==> flow/design.v <==
`timescale 1ns/1ps
module SIMD(clk,rst,opcode,funct3,funct7,rd_data1,rd_data2,rd_data3,w_add,immed,instrc_add,wr_add,wr_data );
input clk;   
input rst;   
input [6:0] opcode;  
input [2:0] funct3;  
input [6:0] funct7;  
input [15:0] rd_data1;   
input [15:0] rd_data2;   
input [15:0] rd_data3;   
input [4:0] w_add;   
input [11:0] immed;  
output [6:0]instrc_add;
output [4:0] wr_add;     
output [15:0] wr_data;   
wire [1:0]mode;
reg [12:0]op;
wire [3:0]scr_r;
wire scr;
wire [2:0]op_r;
wire [1:0]mac_hl;
wire [15:0]sig_ex;
wire [6:0]n_instrc_add;
wire [1:0]alu_mode;
wire [12:0]alu_op;
wire alu_scr;
wire signed[15:0]source1;
wire [15:0]data2;
wire signed[15:0]source3;
wire [15:0]exsig_data;
wire signed[15:0]source2;
wire signed[7:0]source1_8_1;
wire signed[7:0]source1_8_2;
wire signed[7:0]source2_8_1;
wire signed[7:0]source2_8_2;
wire signed[7:0]source3_8_1;
wire signed[7:0]source3_8_2;
wire signed[3:0]source1_4_1;
wire signed[3:0]source1_4_2;
wire signed[3:0]source1_4_3;
wire signed[3:0]source1_4_4;
wire signed[3:0]source2_4_1;
wire signed[3:0]source2_4_2;
wire signed[3:0]source2_4_3;
wire signed[3:0]source2_4_4;
wire signed[3:0]source3_4_1;
wire signed[3:0]source3_4_2;
wire signed[3:0]source3_4_3;
wire signed[3:0]source3_4_4;
reg [15:0]result_reg;
reg [31:0]mul_reg;
reg[91:0] pip_reg;
reg [6:0] instrc_add;  
assign scr_r=opcode[3:0];
assign op_r=opcode[6:4];
assign mac_hl=funct7[1:0];
always @(posedge clk)
    begin
        if(!rst)
            instrc_add<=0;
        else
            instrc_add<=n_instrc_add;
    end
assign mode=(funct3==3'b001)? 2'b01:
            (funct3==3'b010)? 2'b10:
            (funct3==3'b100)? 2'b11:2'b00;
assign scr=(scr_r==4'b0011)? 1:0;
always @ (opcode or funct7 or mac_hl)
    begin
        case (opcode)
            7'b0111011:begin
                            case(funct7)
                                7'b0000000: op=13'b0000_0000_0000_1;  
                                7'b0100000: op=13'b0000_0000_0001_0;  
                                7'b1000001: op=13'b0000_0000_0010_0;  
                                7'b1000010: op=13'b0000_0000_0100_0;  
                                7'b0001000: op=13'b0000_0000_1000_0;  
                                7'b0010000: op=13'b0000_0001_0000_0;  
                                7'b0011000: op=13'b0000_0010_0000_0;  
                                7'b0110000: op=13'b0000_0100_0000_0;  
                                default:op=13'b0000_0000_0000_0;  
                            endcase
                        end
             7'b1001011:begin
                            case(mac_hl)
                                2'b01:op=13'b0000_1000_0000_0;  
                                2'b10:op=13'b0001_0000_0000_0;  
                                default:op=13'b0000_0000_0000_0;  
                            endcase
                        end
             7'b0100011:op=13'b0010_0000_0000_0;  
             7'b1100011:op=13'b0100_0000_0000_0;  
             7'b1010011:op=13'b1000_0000_0000_0;  
             default:op=13'b0000_0000_0000_0;  
        endcase                                   
    end
assign sig_ex={{4{immed[10]}},immed};
assign n_instrc_add=instrc_add+3'b100;
always @(posedge clk)
    begin
        if(!rst)
            pip_reg <=0;
        else
            begin
                pip_reg[1:0]<=mode;  
                pip_reg[14:2]<=op;  
                pip_reg[15]<=scr;  
                pip_reg[31:16]<= rd_data1;  
                pip_reg[47:32]<= rd_data2;  
                pip_reg[63:48]<= rd_data3;  
                pip_reg[68:64]<= w_add;  
                pip_reg[91:76]<= sig_ex; 
            end 
    end
assign alu_mode=pip_reg[1:0];
assign alu_op=pip_reg[14:2];
assign alu_scr=pip_reg[15];
assign source1=pip_reg[31:16];
assign data2=pip_reg[47:32];
assign source3=pip_reg[63:48];
assign wr_add=pip_reg[68:64];
assign exsig_data=pip_reg[91:76];
assign source2=(alu_scr==1'b0)? data2:exsig_data;
assign source1_8_1=source1[7:0];
assign source1_8_2=source1[15:8];
assign source2_8_1=source2[7:0];
assign source2_8_2=source2[15:8];
assign source3_8_1=source3[7:0];
assign source3_8_2=source3[15:8];
assign source1_4_1=source1[3:0];
assign source1_4_2=source1[7:4];
assign source1_4_3=source1[11:8];
assign source1_4_4=source1[15:12];
assign source2_4_1=source2[3:0];
assign source2_4_2=source2[7:4];
assign source2_4_3=source2[11:8];
assign source2_4_4=source2[15:12];
assign source3_4_1=source3[3:0];
assign source3_4_2=source3[7:4];
assign source3_4_3=source3[11:8];
assign source3_4_4=source3[15:12];
always @(alu_op or alu_mode or source1 or source2 or source3 or source1_8_1 or source1_8_2 or 
         source2_8_1 or source2_8_2 or source3_8_1 or source3_8_2 or source1_4_1 or source1_4_2 or
         source1_4_3 or source1_4_4 or source2_4_1 or source2_4_2 or source2_4_3 or source2_4_4 or
         source3_4_1 or source3_4_2 or source3_4_3 or source3_4_3 or source3_4_4)
    begin
        mul_reg=0;
        result_reg=0;
        case(alu_op)
           13'b0000_0000_0000_1:begin
                                    case(alu_mode)
                                        2'b01:result_reg=source1+source2;  
                                        2'b10:result_reg={source1_8_2+source2_8_2,source1_8_1+source2_8_1};  
                                        2'b11:result_reg={source1_4_4+source2_4_4,source1_4_3+source2_4_3,source1_4_2+source2_4_2,source1_4_1+source2_4_1};  
                                        default:result_reg=0;
                                    endcase
                                end
           13'b0000_0000_0001_0:begin
                                    case(alu_mode)
                                        2'b01:result_reg=source1-source2;  
                                        2'b10:result_reg={source1_8_2-source2_8_2,source1_8_1-source2_8_1};  
                                        2'b11:result_reg={source1_4_4-source2_4_4,source1_4_3-source2_4_3,source1_4_2-source2_4_2,source1_4_1-source2_4_1};  
                                        default:result_reg=0;                       
                                    endcase
                                end
           13'b0000_0000_0010_0:begin
                                    case(alu_mode)
                                        2'b01:begin
                                                mul_reg=source1*source2;  
                                                result_reg=mul_reg[15:0];  
                                              end
                                        2'b10:begin
                                                mul_reg[15:0]=source1_8_1*source2_8_1;  
                                                mul_reg[31:16]=source1_8_2*source2_8_2;
                                                result_reg={mul_reg[23:16],mul_reg[7:0]}; 
                                              end
                                        2'b11:begin
                                                mul_reg[7:0]=source1_4_1*source2_4_1;  
                                                mul_reg[15:8]=source1_4_2*source2_4_2;
                                                mul_reg[23:16]=source1_4_3*source2_4_3;
                                                mul_reg[31:24]=source1_4_4*source2_4_4;
                                                result_reg={mul_reg[27:24],mul_reg[19:16],mul_reg[11:8],mul_reg[3:0]}; 
                                              end
                                        default:begin
                                                    result_reg=0;
                                                    mul_reg=0;
                                                end
                                    endcase
                                end
           13'b0000_0000_0100_0:begin
                                    case(alu_mode)
                                        2'b01:begin 
                                                mul_reg=source1*source2;  
                                                result_reg=mul_reg[31:16];  
                                              end
                                        2'b10:begin
                                                mul_reg[15:0]=source1_8_1*source2_8_1;  
                                                mul_reg[31:16]=source1_8_2*source2_8_2;
                                                result_reg={mul_reg[31:24],mul_reg[15:8]}; 
                                              end
                                        2'b11:begin
                                                mul_reg[7:0]=source1_4_1*source2_4_1;  
                                                mul_reg[15:8]=source1_4_2*source2_4_2;
                                                mul_reg[23:16]=source1_4_3*source2_4_3;
                                                mul_reg[31:24]=source1_4_4*source2_4_4;
                                                result_reg={mul_reg[31:28],mul_reg[23:20],mul_reg[15:12],mul_reg[7:4]}; 
                                              end
                                        default:begin
                                                    result_reg=0;
                                                    mul_reg=0;
                                                end
                                    endcase
                                end
           13'b0000_0000_1000_0:result_reg=source1&source2;  
           13'b0000_0001_0000_0:result_reg=source1|source2;  
           13'b0000_0010_0000_0:result_reg=source1^source2;  
           13'b0000_0100_0000_0:result_reg=~source1;  
           13'b0000_1000_0000_0:begin
                                    case(alu_mode)
                                        2'b01:begin
                                                mul_reg=source1*source2+{{16{1'b0}},source3};  
                                                result_reg=mul_reg[15:0];  
                                              end
                                        2'b10:begin
                                                mul_reg[15:0]=source1_8_1*source2_8_1+{{8{1'b0}},source3_8_1};  
                                                mul_reg[31:16]=source1_8_2*source2_8_2+{{8{1'b0}},source3_8_2};
                                                result_reg={mul_reg[23:16],mul_reg[7:0]}; 
                                              end
                                        2'b11:begin
                                                mul_reg[7:0]=source1_4_1*source2_4_1+{{4{1'b0}},source3_4_1};  
                                                mul_reg[15:8]=source1_4_2*source2_4_2+{{4{1'b0}},source3_4_2};
                                                mul_reg[23:16]=source1_4_3*source2_4_3+{{4{1'b0}},source3_4_3};
                                                mul_reg[31:24]=source1_4_4*source2_4_4+{{4{1'b0}},source3_4_4};
                                                result_reg={mul_reg[27:24],mul_reg[19:16],mul_reg[11:8],mul_reg[3:0]}; 
                                              end
                                        default:begin
                                                    result_reg=0;
                                                    mul_reg=0;
                                                end
                                    endcase
                                end
           13'b0001_0000_0000_0:begin
                                    case(alu_mode)
                                        2'b01:begin
                                                mul_reg=source1*source2+{{16{1'b0}},source3};  
                                                result_reg=mul_reg[31:16];  
                                              end
                                        2'b10:begin
                                                mul_reg[15:0]=source1_8_1*source2_8_1+{{8{1'b0}},source3_8_1};  
                                                mul_reg[31:16]=source1_8_2*source2_8_2+{{8{1'b0}},source3_8_2};
                                                result_reg={mul_reg[31:24],mul_reg[15:8]}; 
                                              end
                                        2'b11:begin
                                                mul_reg[7:0]=source1_4_1*source2_4_1+{{4{1'b0}},source3_4_1};  
                                                mul_reg[15:8]=source1_4_2*source2_4_2+{{4{1'b0}},source3_4_2};
                                                mul_reg[23:16]=source1_4_3*source2_4_3+{{4{1'b0}},source3_4_3};
                                                mul_reg[31:24]=source1_4_4*source2_4_4+{{4{1'b0}},source3_4_4};
                                                result_reg={mul_reg[31:28],mul_reg[23:20],mul_reg[15:12],mul_reg[7:4]}; 
                                              end
                                        default:begin
                                                    result_reg=0;
                                                    mul_reg=0;
                                                end                                    
                                    endcase
                                end
           13'b0010_0000_0000_0:result_reg=(source1<<source2);  
           13'b0100_0000_0000_0:result_reg=(source1>>source2);  
           13'b1000_0000_0000_0:result_reg=(source1<<<source2);  
           default:result_reg=0;
        endcase
    end
assign wr_data=result_reg;
endmodule
# Step by step through the tools: SIMD
# Tool output for the design above, in the order of the flow.
# Lines are those of the file above, counted from 1.
# Library cell names are shortened.
# The mark - stands for no value.
[design] top="SIMD" clock="clk" library="sky130hd" corner="tt_025C_1v80"

# Elaborated design
# Yosys after proc, flatten, opt, wreduce and memory -nomap, before mapping. Enables and synchronous resets that opt folds into registers are not counted as muxes. Memory bits, and registers merged into a memory's read port (data or address), are not among the register bits. Print and check cells are not counted.
[word_totals] register_bits=89 elab_cells=98 output_inout_bits=28 input_bits=84
[op_classes] shifts=3 eq_ne=34 add_sub_neg=22 logic=5 reduce_and_logical=2 multipliers=14 muxes=15
[op_table] op="multiplier 16 x 16 -> 32 bit" n=2
[op_table] op="multiplier 8 x 8 -> 16 bit" n=4
[op_table] op="case mux 16 bit (select 3 bit)" n=6
[op_table] op="multiplier 4 x 4 -> 8 bit" n=8
[op_table] op="case mux 16 bit (select 13 bit)" n=1
[op_table] op="case mux 13 bit (select 5 bit)" n=1
[op_table] op="case mux 8 bit (select 8 bit)" n=1
[op_table] op="equality test 7 bit (second input constant)" n=5
[op_table] op="adder 16 x 8 -> 16 bit" n=2
[op_table] op="adder 32 x 16 -> 32 bit" n=1
[op_table] op="adder 8 x 4 -> 8 bit" n=4
[op_table] op="equality test 7 x 6 -> 1 bit (second input constant)" n=4
[op_table] op="case mux 10 bit (select 2 bit)" n=1
[op_table] op="adder 16 bit" n=1
[op_table] op="subtractor 16 bit" n=1
[op_table] op="AND 16 bit" n=1
[op_table] op="OR 16 bit" n=1
[op_table] op="bitwise XOR 16 bit" n=1
[op_table] op="<< shifter 16 x 16 -> 16 bit" n=1
[op_table] op="right shift 16 x 16 -> 16 bit" n=1
[op_table] op="<<< shifter 16 x 16 -> 16 bit" n=1
[op_table] op="NOT 16 bit" n=1
[op_table] op="adder 4 bit" n=4
[op_table] op="subtractor 4 bit" n=4
[op_table] op="adder 8 bit" n=2
[op_table] op="subtractor 8 bit" n=2
[op_table] op="two-way mux 16 bit" n=1
[op_table] op="equality test 7 x 5 -> 1 bit (second input constant)" n=2
# Not listed: further kinds 26, cells in them 31.

# Logic depth
# Yosys ltp: most cells in a row. Word level: on the elaborated netlist, between registers, memories and ports. Mapped: between sequential cells and ports; inverters and the memories' decode and read muxes count.
[depth] depth_word=5 ABC_AREA=1 ltp_mapped=37 depth_no_buf=34

# Netlist
# Source: synth_stat.txt of the flow (Yosys; design flattened, memories mapped). It holds for the ABC_AREA given above (unset counts as 0); a run with the other value may have another netlist.
# Totals and module areas in this step are rounded.
[synth_totals] synth_area_um2=34730 sequential_area_um2=1722 mapped_cells=4800 ff_cells=86 buf_cells=116
[by_type] type="fa_1" n=593 area_total_um2=1.19E+04
[by_type] type="ha_1" n=401 area_total_um2=5.02E+03
[by_type] type="inv_1" n=1229 area_total_um2=4.61E+03
[by_type] type="nand2_1" n=898 area_total_um2=3.37E+03
[by_type] type="dfxtp_1" n=86 area_total_um2=1.72E+03
[by_type] type="nor2_1" n=379 area_total_um2=1.42E+03
[by_type] type="nand3_1" n=259 area_total_um2=1.3E+03
[by_type] type="a21oi_1" n=231 area_total_um2=1.16E+03
[by_type] type="o21ai_0" n=175 area_total_um2=875.84
[by_type] type="nand4_1" n=61 area_total_um2=381.616
[by_type] type="clkbuf_1" n=82 area_total_um2=307.795
[by_type] type="xor2_1" n=35 area_total_um2=306.544
[by_type] type="nor3_1" n=54 area_total_um2=270.259
[by_type] type="o211ai_1" n=27 area_total_um2=202.694
[by_type] type="xnor2_1" n=22 area_total_um2=192.685
[by_type] type="or2_2" n=28 area_total_um2=175.168
[by_type] type="a31oi_1" n=26 area_total_um2=162.656
[by_type] type="o22ai_1" n=26 area_total_um2=162.656
# Other cell types: 39; their cells: 188.

# Worst setup path after synthesis
# Source: OpenSTA report_checks on the synthesized netlist (no wires, ideal clock, input and output delay 20% of the period each), path of least setup slack; recovery checks are left aside. Register names are those of the netlist, which keeps one name where synthesis merged equal registers.
[synth_path] kind="flip-flop to output port" start="reg pip_reg[15]" end="out wr_data[15]" setup_slack_ps=1900 tclk_ps=10600 t_first_pin_ps=0 output_delay_ps=2120 path_delay_ps=6580 required_ps=8480 path_buffers=4 arrival_ps=6580 driving_pins=31 period_less_setup_slack_ps=8700
# "path_delay_ps" = arrival - input delay + setup time.
# A path that ends at an output port has no setup time.
# "driving_pins": output pins that drive a net of the path, with the launching flip-flop's if there is one; two outputs of one cell count as two.
# "period_less_setup_slack_ps" is the clock period less the worst setup slack; recovery checks do not enter. This is arithmetic on one report: input and output delays are still those of the set period (20% each).
# Between the ends stands the longest chain of elaborated cells between them, by number of cells; it is not shown to be the way that was timed. Of several equally long chains one is given.
# Each line given opens the expression or statement behind the cell; cells for indexed reads and writes are added by Yosys, which also makes memories of some case tables.
[synth_via] path_cell_list="dfxtp_1 > inv_2 > buf_2 > or2_1 > nand2_1 > buf_2 > buf_2 > buf_2 > nor2_1 > fa_1 > fa_1 > fa_1 > fa_1 > inv_1 > fa_1 > fa_1 > inv_1 > ha_1 > a21oi_1 > a21boi_0 > nand2_1 > a21oi_1 > nand2_1 > inv_1 > nand2_1 > nand3_1 > nand3_1 > nand2_1 > nand3_1 > nor2_1 > nand3_1" elab_chain_len=5 cone_cells=29 classes_between="add/sub: 9; mul: 6; shift: 3; mux: 8; logic: 3"
[synth_rtl] element="start, declared" line_no=52 source="reg[91:0] pip_reg;"
[synth_rtl] element="start, assigned" line_no=102 source="pip_reg <=0;"
[synth_rtl] element="start, assigned" line_no=107 source="pip_reg[15]<=scr;"
[synth_rtl] element="two-way mux 16 bit" line_no=123 source="assign source2=(alu_scr==1'b0)? data2:exsig_data;"
[synth_rtl] element="multiplier 4 x 4 -> 8 bit" line_no=257 source="mul_reg[31:24]=source1_4_4*source2_4_4+{{4{1'b0}},source3_4_4};"
[synth_rtl] element="adder 8 x 4 -> 8 bit" line_no=257
[synth_rtl] element="case mux 16 bit (select 3 bit)" line_no=243 source="case(alu_mode)"
[synth_rtl] element="case mux 16 bit (select 13 bit)" line_no=149 source="case(alu_op)"
[synth_rtl] element="end, declared" line_no=15 source="output [15:0] wr_data;"

# Path in the finished layout
# From the final timing report of flow run 1: the path of least setup slack in the routed layout; clock arrival at registers is part of the times.
# The path's times are printed in steps of 10 ps; the period is the one set.
[layout_path] kind="flip-flop to output port" start="reg pip_reg[15]" end="out wr_data[15]" tclk_ps=18500 path_buffers=4 arrival_ps=10160 driving_pins=27 required_ps=14800 setup_slack_ps=4640 output_delay_ps=3700 t_first_pin_ps=400
# Between the ends stands the longest chain of elaborated cells between them, by number of cells; it is not shown to be the way that was timed. Of several equally long chains one is given.
[layout_via] path_cell_list="dfxtp_1 > buf_2 > or2_2 > nand2_1 > inv_2 > buf_1 > buf_1 > nand2_1 > fa_1 > fa_1 > inv_1 > ha_1 > fa_1 > fa_1 > inv_1 > fa_1 > inv_1 > ha_1 > a21oi_1 > nor2_1 > o21ai_0 > nand3_1 > o21ai_0 > a31oi_1 > nor3_1 > nand3_1 > clkdlybuf4s50_1" elab_chain_len=5 cone_cells=29 classes_between="add/sub: 9; mul: 6; shift: 3; mux: 8; logic: 3"
[layout_rtl] element="start, declared" line_no=52 source="reg[91:0] pip_reg;"
[layout_rtl] element="start, assigned" line_no=102 source="pip_reg <=0;"
[layout_rtl] element="start, assigned" line_no=107 source="pip_reg[15]<=scr;"
[layout_rtl] element="two-way mux 16 bit" line_no=123 source="assign source2=(alu_scr==1'b0)? data2:exsig_data;"
[layout_rtl] element="multiplier 4 x 4 -> 8 bit" line_no=257 source="mul_reg[31:24]=source1_4_4*source2_4_4+{{4{1'b0}},source3_4_4};"
[layout_rtl] element="adder 8 x 4 -> 8 bit" line_no=257
[layout_rtl] element="case mux 16 bit (select 3 bit)" line_no=243 source="case(alu_mode)"
[layout_rtl] element="case mux 16 bit (select 13 bit)" line_no=149 source="case(alu_op)"
[layout_rtl] element="end, declared" line_no=15 source="output [15:0] wr_data;"

3 stored runs of SIMD in the flow (synthesis by Yosys, layout by OpenROAD, sky130hd cells), in arbitrary order. Constraints: input delay and output delay 20% of the set period each, output load 0.01 pF.
"achieved_period_ps": clock period set for the run, less the worst setup slack. It is reckoned from that one timing run; input and output delays stay at 20% of the period that was set.
Measured values are rounded.

[flow] flow run 1: files
==> flow/run.sh <==
#!/bin/bash
# the make line also repeats the synthesis and layout settings of config.mk as NAME=value (left out here)
make -C /OpenROAD-flow-scripts/flow DESIGN_CONFIG=/design/flow/config.mk WORK_HOME=/design/flow/orfs CLKGATE_MAP_FILE= finish
==> flow/config.mk <==
export PLATFORM = sky130hd
export DESIGN_NAME = SIMD
export DESIGN_NICKNAME = SIMD
export VERILOG_FILES = /design/flow/design.v
export SDC_FILE = /design/flow/constraint.sdc
export NUM_CORES = 4
export LEC_CHECK = 0
export ABC_AREA = 1
export CAP_MARGIN = 20
export CORE_MARGIN = 2
export CORE_UTILIZATION = 33
export CTS_CLUSTER_SIZE = 35
export GPL_TIMING_DRIVEN = 0
export PLACE_DENSITY = 0.81
export SLEW_MARGIN = 35
==> flow/constraint.sdc <==
create_clock -name core_clock -period 18.5 [get_ports {clk}]
set_input_delay 3.7000 -clock core_clock [delete_from_list [all_inputs] [get_ports {clk}]]
set_output_delay 3.7000 -clock core_clock [all_outputs]
set_load 0.01 [all_outputs]

[flow] flow run 1: metrics
[metrics] achieved_period_ps = 13859
[metrics] yosys.chip_area_um2 = 34730
[metrics] tns_setup_ps = 0
[metrics] total_die_area_um2 = 107800
[metrics] ws_setup_ps = 4641
[metrics] layout_utilization_pct = 36.5

[flow] flow run 2: files
==> flow/run.sh <==
#!/bin/bash
# the make line also repeats the synthesis and layout settings of config.mk as NAME=value (left out here)
make -C /OpenROAD-flow-scripts/flow DESIGN_CONFIG=/design/flow/config.mk WORK_HOME=/design/flow/orfs CLKGATE_MAP_FILE= finish
==> flow/config.mk <==
export PLATFORM = sky130hd
export DESIGN_NAME = SIMD
export DESIGN_NICKNAME = SIMD
export VERILOG_FILES = /design/flow/design.v
export SDC_FILE = /design/flow/constraint.sdc
export NUM_CORES = 4
export LEC_CHECK = 0
export ABC_AREA = 0
export CAP_MARGIN = 20
export CELL_PAD_IN_SITES_GLOBAL_PLACEMENT = 1
export CORE_ASPECT_RATIO = 1.65
export CORE_MARGIN = 3
export CORE_UTILIZATION = 33
export CTS_CLUSTER_DIAMETER = 201
export CTS_CLUSTER_SIZE = 35
export GPL_TIMING_DRIVEN = 0
export MAX_ROUTING_LAYER = met4
export MIN_ROUTING_LAYER = met2
export PLACE_DENSITY = 0.63
export SETUP_SLACK_MARGIN = 1.18
export SLEW_MARGIN = 35
export TNS_END_PERCENT = 35
==> flow/constraint.sdc <==
create_clock -name core_clock -period 18.1 [get_ports {clk}]
set_input_delay 3.6200 -clock core_clock [delete_from_list [all_inputs] [get_ports {clk}]]
set_output_delay 3.6200 -clock core_clock [all_outputs]
set_load 0.01 [all_outputs]

[flow] flow run 2: metrics
[metrics] achieved_period_ps = 16206
[metrics] yosys.chip_area_um2 = 33080
[metrics] tns_setup_ps = 0
[metrics] total_die_area_um2 = 104200
[metrics] ws_setup_ps = 1894
[metrics] layout_utilization_pct = 37.3

[flow] flow run 3: files
==> flow/run.sh <==
#!/bin/bash
# the make line also repeats the synthesis and layout settings of config.mk as NAME=value (left out here)
make -C /OpenROAD-flow-scripts/flow DESIGN_CONFIG=/design/flow/config.mk WORK_HOME=/design/flow/orfs CLKGATE_MAP_FILE= finish
==> flow/config.mk <==
export PLATFORM = sky130hd
export DESIGN_NAME = SIMD
export DESIGN_NICKNAME = SIMD
export VERILOG_FILES = /design/flow/design.v
export SDC_FILE = /design/flow/constraint.sdc
export NUM_CORES = 4
export LEC_CHECK = 0
export ABC_AREA = 0
export CAP_MARGIN = 30
export CORE_MARGIN = 2
export CORE_UTILIZATION = 51
export CTS_CLUSTER_DIAMETER = 31
export GPL_TIMING_DRIVEN = 1
export PLACE_DENSITY_LB_ADDON = 0.3
export SETUP_SLACK_MARGIN = -0.15
export SLEW_MARGIN = 20
==> flow/constraint.sdc <==
create_clock -name core_clock -period 17.9 [get_ports {clk}]
set_input_delay 3.5800 -clock core_clock [delete_from_list [all_inputs] [get_ports {clk}]]
set_output_delay 3.5800 -clock core_clock [all_outputs]
set_load 0.01 [all_outputs]

[flow] flow run 3: metrics
[metrics] achieved_period_ps = 13599
[metrics] yosys.chip_area_um2 = 33080
[metrics] tns_setup_ps = 0
[metrics] total_die_area_um2 = 66920
[metrics] ws_setup_ps = 4301
[metrics] layout_utilization_pct = 55.2
